==> flow/design.v <==
module sw(i0, i1, i2, i3, o0, o1, o2, o3, clk, rst);
  input clk, rst;
  input [9:0] i0, i1, i2, i3;
  output [9:0] o0, o1, o2, o3;
	wire [9:0] co0, co1, co2, co3;  
	wire [3:0] req0, req1, req2, req3;  
	ib ib0(i0, co0, req0, ack0, full0, clk, rst);
	ib ib1(i1, co1, req1, ack1, full1, clk, rst);
	ib ib2(i2, co2, req2, ack2, full2, clk, rst);
	ib ib3(i3, co3, req3, ack3, full3, clk, rst);
	ackor ackor0(ack00, ack10, ack20, ack30, ack0);
	ackor ackor1(ack01, ack11, ack21, ack31, ack1);
	ackor ackor2(ack02, ack12, ack22, ack32, ack2);
	ackor ackor3(ack03, ack13, ack23, ack33, ack3);
	arb arb0(req0[0], req1[0], req2[0], req3[0], ack00, ack01, ack02, ack03, clk, rst);
	arb arb1(req0[1], req1[1], req2[1], req3[1], ack10, ack11, ack12, ack13, clk, rst);
	arb arb2(req0[2], req1[2], req2[2], req3[2], ack20, ack21, ack22, ack23, clk, rst);
	arb arb3(req0[3], req1[3], req2[3], req3[3], ack30, ack31, ack32, ack33, clk, rst);
	cb cb(co0, co1, co2, co3, o0, o1, o2, o3,
		{ack03, ack02, ack01, ack00}, {ack13, ack12, ack11, ack10},
		{ack23, ack22, ack21, ack20}, {ack33, ack32, ack31, ack30});
endmodule
module ib(pkti, pkto, req, ack, full, clk, rst);
  input ack, clk, rst;
  input [9:0] pkti;
  output full;
  output [9:0] pkto;
  output [3:0] req;
	wire [3:0] reqi;
	mkwe mkwe(pkti, we);  
	fifo fifo(pkti, we, full, pkto, re, empty, clk, rst);
	isbm isbm(pkto[9:8], re, empty, reqi, req, ack, clk, rst);
	mkreq mkreq(pkto, reqi, clk, rst);
endmodule
module isbm(cmd, re, empty, reqi, req_out, ack, clk, rst);
  input clk, rst, empty, ack;
  input [1:0] cmd;
  input [3:0] reqi;
  output re;
  reg [3:0] req;
  reg [1:0] mode;
  localparam MODE_WAIT_HEAD = 2'b00;
  localparam MODE_WAIT_ACK = 2'b01;
  localparam MODE_WAIT_TAIL = 2'b10;
  localparam CMD_HEAD = 2'b10;
  localparam CMD_TAIL = 2'b11;
  output [3:0] req_out;
  assign req_out = req;
  assign re = ack;
  always @(posedge clk) begin
    if (rst) begin
      mode <= MODE_WAIT_HEAD;
      req <= 0;
    end else begin
      if (mode == MODE_WAIT_HEAD && !empty && cmd == CMD_HEAD) begin
        mode <= MODE_WAIT_ACK;
        req <= reqi;
      end else if (mode == MODE_WAIT_ACK && ack) begin
        mode <= MODE_WAIT_TAIL;
      end else if (mode == MODE_WAIT_TAIL && !empty && cmd == CMD_TAIL) begin
        mode <= MODE_WAIT_HEAD;
        req <= 0;
      end else begin
      end
    end
  end
endmodule
module fifo(in, we, full, out, re, empty, clk, rst);
  input clk, rst, we, re;
  input [9:0] in;
  output [9:0] out;
  output empty, full;
  reg [4:0] head, tail;
  reg [9:0] buffer [0:16];  
  wire [4:0] next_head;
  wire [4:0] next_tail;
  assign out = empty ? {(9+1){1'b0}} : buffer[head];
  assign next_head = (head + 1) % 17;
  assign next_tail = (tail + 1) % 17;
  assign empty = (head == tail);
  assign full = (next_tail == head);
  integer i;
  always @(posedge clk) begin
    if (rst) begin
      head <= 0;
      tail <= 0;
      for (i = 0; i <= 16; i++) begin
        buffer[i] = 0;
      end
    end else begin
      if (we & !full) begin
        buffer[tail] <= in;
        tail <= next_tail;
      end
      if (re & !empty) begin
        head <= next_head;
      end
    end
  end
endmodule
module mkreq(pkt, req, clk, rst);
  input clk, rst;
  input [9:0] pkt;
  output [3:0] req;
  assign req = pkt[9:8] == 2'b10 ? (1 << pkt[1:0]) : 0;
endmodule
module mkwe (pkt, we);
  input [9:0] pkt;
  output we;
  assign we = pkt[9:8] != 0;
endmodule
module arb (req0, req1, req2, req3, ack0, ack1, ack2, ack3, clk, rst);
  input clk, rst;
  input req0, req1, req2, req3;  
  output ack0, ack1, ack2, ack3;  
  reg [3:0] lead;  
  reg [2:0] ack;  
  wire [3:0] first, second, third, forth;
  wire [3:0] reqs;
  assign first = lead;
  assign second = (lead + 1) % 4;
  assign third = (lead + 2) % 4;
  assign forth = (lead + 3) % 4;
  assign reqs = {req3, req2, req1, req0};
  assign ack0 = (req0 && ack == 1);
  assign ack1 = (req1 && ack == 2);
  assign ack2 = (req2 && ack == 3);
  assign ack3 = (req3 && ack == 4);
  always @(posedge clk) begin
    if (rst) begin
      lead <= 0;
      ack <= 0;
    end else begin
      if (ack != 0) begin
        if ((ack == 1 && !req0) || (ack == 2 && !req1) || (ack == 3 && !req2) || (ack == 4 && !req3)) begin
          ack <= 0;
        end
      end else begin
        if (reqs[first]) begin
          ack <= first + 1;
          lead <= (lead + 1) % 4;
        end else if (reqs[second]) begin
          ack <= second + 1;
          lead <= (lead + 1) % 4;
        end else if (reqs[third]) begin
          ack <= third + 1;
          lead <= (lead + 1) % 4;
        end else if (reqs[forth]) begin
          ack <= forth + 1;
          lead <= (lead + 1) % 4;
        end else begin
        end
      end
    end
  end
endmodule
module cb(i0, i1, i2, i3, o0, o1, o2, o3, d0, d1, d2, d3);
  input [9:0] i0, i1, i2, i3;
  input [3:0] d0, d1, d2, d3;
  output [9:0] o0, o1, o2, o3;
  cbsel cbsel0(i0, i1, i2, i3, o0, d0);
  cbsel cbsel1(i0, i1, i2, i3, o1, d1);
  cbsel cbsel2(i0, i1, i2, i3, o2, d2);
  cbsel cbsel3(i0, i1, i2, i3, o3, d3);
endmodule
module cbsel (in0, in1, in2, in3, out, port);
  input [9:0] in0, in1, in2, in3;
  input [3:0] port;
  output[9:0] out;
  assign out = (port == 4'b0000) ? 0 :
               (port == 4'b0001) ? in0 :
               (port == 4'b0010) ? in1 :
               (port == 4'b0100) ? in2 :
               (port == 4'b1000) ? in3 :
               9'bx;
endmodule
module ackor (ack0, ack1, ack2, ack3, ack);
  input ack0, ack1, ack2, ack3;
  output ack;
  assign ack = ack0 || ack1 || ack2 || ack3;
endmodule
* Step by step through the tools: sw
The steps from the RTL of sw to its reports follow in flow order.
Line numbers count from 1 in the design file above.
Cell names lack the library's common part.
Not given: --
- Top module :: sw
- Clock input :: clk
- Standard-cell library :: sky130hd
- Corner :: tt_025C_1v80

* After elaboration
Counts by Yosys on the flattened word-level netlist (proc, flatten, opt, wreduce; memories kept). Print and check cells are left out. Cells with the same type and inputs are merged into one.
Memory sizes are those after Yosys's memory passes, which may raise the word count (mostly to a power of two), join words into wider ones and drop unused or constant bits.
- Memory bits (read-only) :: 0
- Elaborated cells :: 445
- Memories :: 4
- Flip-flop bits (word level) :: 92
- Output and inout bits :: 40
- Input port bits :: 42
- Bits in writable memories :: 1280
- Bits in latches :: 0
- Div/mod/pow operators :: 8
- Bitwise operators :: 12
- $mul :: 0
- $lt $le $gt $ge :: 0
- Muxes and demuxes :: 125
- Equal/unequal tests :: 64
- Reduce/logical cells :: 152
- Shifts and indexed selects :: 20
- $add $sub $neg :: 32
** Memory list
- ib0.fifo.buffer :: depth 32, bits a word 10, RTL line 74 : reg [9:0] buffer [0:16];
- ib1.fifo.buffer :: depth 32, bits a word 10, RTL line 74
- ib2.fifo.buffer :: depth 32, bits a word 10, RTL line 74
- ib3.fifo.buffer :: depth 32, bits a word 10, RTL line 74
** Operators with widths (number)
- modulo 32 x 5 -> 32 bit with constant B :: 8
- 2-to-1 mux 10 bit :: 32
- 2-to-1 mux 4 bit :: 32
- 2-to-1 mux 5 bit :: 16
- 2-to-1 mux 3 bit :: 24
- logical AND 1 bit :: 52
- indexed select 4 x 2 -> 1 bit :: 12
- adder 5 x 1 -> 6 bit with constant B :: 8
- == test 5 bit :: 8
- adder 2 x 1 -> 3 bit with constant B :: 12
- logical OR 1 bit :: 24
- zero test 1 bit :: 24
- == test 2 bit with constant B :: 12
- AND reduction 2 bit :: 12
- nonzero test 2 bit :: 12
- == test 3 x 2 -> 1 bit with constant B :: 8
- nonzero test 3 bit :: 8
- nonzero test 5 bit :: 4
- adder 2 bit with constant B :: 8
- inequality test 2 bit with constant B :: 8
- << shifter 2 x 2 -> 4 bit with constant A :: 4
- == test 4 x 1 -> 1 bit with constant B :: 4
- == test 4 x 2 -> 1 bit with constant B :: 4
- == test 4 x 3 -> 1 bit with constant B :: 4
- == test 4 bit with constant B :: 4
- indexed select 4 x 4 -> 1 bit :: 4
- zero test 4 bit :: 4
- nonzero test 4 bit :: 4
Not listed: further kinds 10, cells in them 57.

* Logic depth
Depth = most cells in a row (Yosys ltp): at word level without a register or memory, in the mapped netlist without a sequential cell, where the memories' decode and read muxes count.
- Depth in word-level cells :: 8
- ABC_AREA :: 0
- Mapped depth :: 20
- Gate-level depth less buffers :: 17

* Netlist
The flow's flattened synthesis, as Yosys stat reports it; memories are mapped. The netlist is that of the ABC_AREA named above (0 if unset); the other value can give another one.
** Cells by type
- edfxtp_1 :: number 1280, total area 3.84E+04 µm²
- mux4_2 :: number 402, total area 9.05E+03 µm²
- nor2_1 :: number 792, total area 2.97E+03 µm²
- dfxtp_1 :: number 108, total area 2.16E+03 µm²
- nand2_1 :: number 316, total area 1.19E+03 µm²
- ha_1 :: number 76, total area 950.912 µm²
- mux2i_1 :: number 60, total area 600.576 µm²
- clkbuf_1 :: number 152, total area 570.547 µm²
- buf_2 :: number 104, total area 520.499 µm²
- xnor2_1 :: number 52, total area 455.437 µm²
- o21ai_0 :: number 88, total area 440.422 µm²
- nor4_1 :: number 58, total area 362.848 µm²
- and3_1 :: number 56, total area 350.336 µm²
- mux2_2 :: number 28, total area 315.302 µm²
- a21oi_1 :: number 56, total area 280.269 µm²
- a21o_1 :: number 37, total area 277.766 µm²
- inv_1 :: number 69, total area 258.998 µm²
- nand3_1 :: number 51, total area 255.245 µm²
Other cell types: 81; their cells: 569.
- Area of sequential cells :: 40598.9 µm²
- Buffer cells :: 295
- Mapped flip-flops :: 1388
- Mapped area :: 63761.2 µm²
- Cell count :: 4354
The figures by module come from a second, unflattened synthesis with its own total; it is not the netlist above.
- Cells (unflattened synthesis) :: 4504
- Area total of the unflattened synthesis :: 65743.1 µm²
Rows give one instance, submodules left out.
** Modules
- fifo :: instances 4, area 15050.7 µm², sequential area 9909.5 µm², cells 971
- arb :: instances 4, area 644.4 µm², sequential area 100.1 µm², cells 70
- cbsel :: instances 4, area 361.6 µm², sequential area 0.0 µm², cells 46
- isbm :: instances 4, area 315.3 µm², sequential area 140.1 µm², cells 33
- mkreq :: instances 4, area 50.0 µm², sequential area 0.0 µm², cells 4
- ackor :: instances 4, area 7.5 µm², sequential area 0.0 µm², cells 1
- mkwe :: instances 4, area 6.3 µm², sequential area 0.0 µm², cells 1
- cb :: instances 1, area 0.0 µm², sequential area 0.0 µm², cells 0
- ib :: instances 4, area 0.0 µm², sequential area 0.0 µm², cells 0
- sw :: instances 1, area 0.0 µm², sequential area 0.0 µm², cells 0

* Path before layout
Source: OpenSTA report_checks on the synthesized netlist (no wires, ideal clock, input and output delay 20% of the period each), path of least setup slack; recovery checks are left aside. Register names are those of the netlist, which keeps one name where synthesis merged equal registers.
- Path type :: flip-flop to flip-flop
- From :: register ib3.fifo.tail[1]
- To :: memory ib3.fifo.buffer[16][0]
- Library setup time :: 0.391 ns
- Path delay :: 4.919 ns
- Arrival :: 4.528 ns
- Slack :: 1.081 ns
- Path buffers :: 3
- Stages :: 18
- Launch time at the first pin :: 0.000 ns
- Data required time :: 5.609 ns
- Period :: 6.0 ns
- Synthesis period reached :: 4.919 ns
"path delay" is the arrival time less input delay plus setup time.
"stages" counts driving pins, that of a launching flip-flop among them; a cell with two outputs on the path counts twice.
"synthesis period reached" = period - worst setup slack (recovery checks aside). The figure is calculated, with input and output delays left at 20% of the set period.
The rows between start and end are the longest chain of elaborated cells between them; the timing report does not say that the signal goes this way. Where chains are equally long, one stands for them.
Each line given opens the expression or statement behind the cell; cells for indexed reads and writes are added by Yosys, which also makes memories of some case tables.
Only ways into the end's enable, where the timed path ends, are counted here.
- Path through :: dfxtp_1 > ha_1 > buf_2 > xnor2_1 > ha_1 > nor3b_1 > or3_1 > buf_2 > xnor2_1 > ha_1 > nand4b_1 > a31oi_2 > mux2_2 > xnor2_1 > a41oi_2 > buf_2 > nand2_1 > o21ai_0
- Length of the longest elaborated chain :: 7
- Elaborated cells between the ends (all ways) :: 9
- Source lines of those cells :: 4
- Classes of those cells :: add/sub: 1; div: 1; eq/ne: 1; mux: 4; logic: 1; reduce/logical: 1
** RTL lines, path after synthesis
- from (decl) :: RTL line 73 : reg [4:0] head, tail;
- from (assign) :: RTL line 86 : tail <= 0;
- from (assign) :: RTL line 93 : tail <= next_tail;
- adder 5 x 1 -> 6 bit :: RTL line 79 : assign next_tail = (tail + 1) % 17;
- modulo 32 x 5 -> 32 bit :: RTL line 79
- == test 5 bit :: RTL line 81 : assign full = (next_tail == head);
- zero test 1 bit :: RTL line 91 : if (we & !full) begin
- bitwise AND 1 bit :: RTL line 91
- 2-to-1 mux 5 bit :: RTL line 91
- 2-to-1 mux 5 bit :: RTL line 84 : if (rst) begin
- to (decl) :: RTL line 74 : reg [9:0] buffer [0:16];

* Path in the finished layout
Path of least setup slack in the final report of flow run 1 (OpenROAD, finished layout, wires in). Where an end is a register, its clock arrival counts in the times.
- Path type :: flip-flop to output port
- From :: register (no name shown)
- To :: output o1[4]
- Arrival :: 3.70 ns
- Period :: 3.78 ns
- Slack :: -0.67 ns
- Launch time at the first pin :: 0.73 ns
- Stages :: 11
- Data required time :: 3.02 ns
- Path buffers :: 4
- Output delay :: 0.76 ns
- Path through :: dfxtp_4 > buf_12 > buf_12 > buf_12 > mux4_2 > mux4_2 > mux2_4 > nand2_4 > o22ai_2 > a221o_1 > buf_2
** RTL lines, path after layout
- to (decl) :: RTL line 4 : output [9:0] o0, o1, o2, o3;
Chain of elaborated cells between the ends: none given.

FLOW RESULTS
============

Stored flow runs of sw (3 of them; Yosys, OpenROAD, sky130hd). They differ in their settings and are not a sequence. Constraints: input delay and output delay 20% of the set period each, output load 0.01 pF.
"achieved period" means the clock period less the worst setup slack. The figure is calculated, with input and output delays left at 20% of the set period.
"total power after layout": no workload was simulated; the value follows from the tool's default switching activity.

** Flow run 1
- Settings :: ABC_AREA=0; CAP_MARGIN=10; CELL_PAD_IN_SITES_GLOBAL_PLACEMENT=1; CORE_ASPECT_RATIO=0.54; CORE_MARGIN=4; CORE_UTILIZATION=56; CTS_CLUSTER_DIAMETER=247; CTS_CLUSTER_SIZE=17; GPL_TIMING_DRIVEN=1; HOLD_SLACK_MARGIN=0.13; MAX_ROUTING_LAYER=met5; PLACE_DENSITY_LB_ADDON=0.22; TNS_END_PERCENT=15; period_ns=3.78; SLEW_MARGIN=20
- Synthesis area :: 63761.2 µm²
- Area inside the die boundary :: 119581.0 µm²
- Standard-cell area after layout :: 78806.8 µm²
- Final design utilization :: 70.2%
- Setup slack of the worst path :: -0.674 ns
- Smallest hold slack :: 0.464 ns
- Total power after layout :: 42289 µW
- Achieved period :: 4.454 ns

** Flow run 2
- Settings :: ABC_AREA=0; CAP_MARGIN=10; CELL_PAD_IN_SITES_DETAIL_PLACEMENT=2; CELL_PAD_IN_SITES_GLOBAL_PLACEMENT=1; CORE_ASPECT_RATIO=0.54; CORE_MARGIN=4; CORE_UTILIZATION=56; CTS_CLUSTER_DIAMETER=247; CTS_CLUSTER_SIZE=17; GPL_TIMING_DRIVEN=0; HOLD_SLACK_MARGIN=0.1; MAX_ROUTING_LAYER=met4; MIN_ROUTING_LAYER=met2; PLACE_DENSITY_LB_ADDON=0.22; TNS_END_PERCENT=15; period_ns=5.23; SLEW_MARGIN=20
- Outcome :: no final report: placement broke off with DPL-0033

** Flow run 3
- Settings :: ABC_AREA=0; CAP_MARGIN=35; CELL_PAD_IN_SITES_DETAIL_PLACEMENT=0; CELL_PAD_IN_SITES_GLOBAL_PLACEMENT=1; CORE_ASPECT_RATIO=0.54; CORE_MARGIN=4; CORE_UTILIZATION=25; CTS_CLUSTER_DIAMETER=247; CTS_CLUSTER_SIZE=17; GPL_TIMING_DRIVEN=0; MAX_ROUTING_LAYER=met4; MIN_ROUTING_LAYER=met1; PLACE_DENSITY_LB_ADDON=0.22; TNS_END_PERCENT=15; period_ns=5.23; SLEW_MARGIN=20
- Synthesis area :: 63761.2 µm²
- Area inside the die boundary :: 263574.0 µm²
- Standard-cell area after layout :: 76631.0 µm²
- Final design utilization :: 30.4%
- Setup slack of the worst path :: 0.034 ns
- Smallest hold slack :: 0.471 ns
- Total power after layout :: 28699 µW
- Achieved period :: 5.196 ns
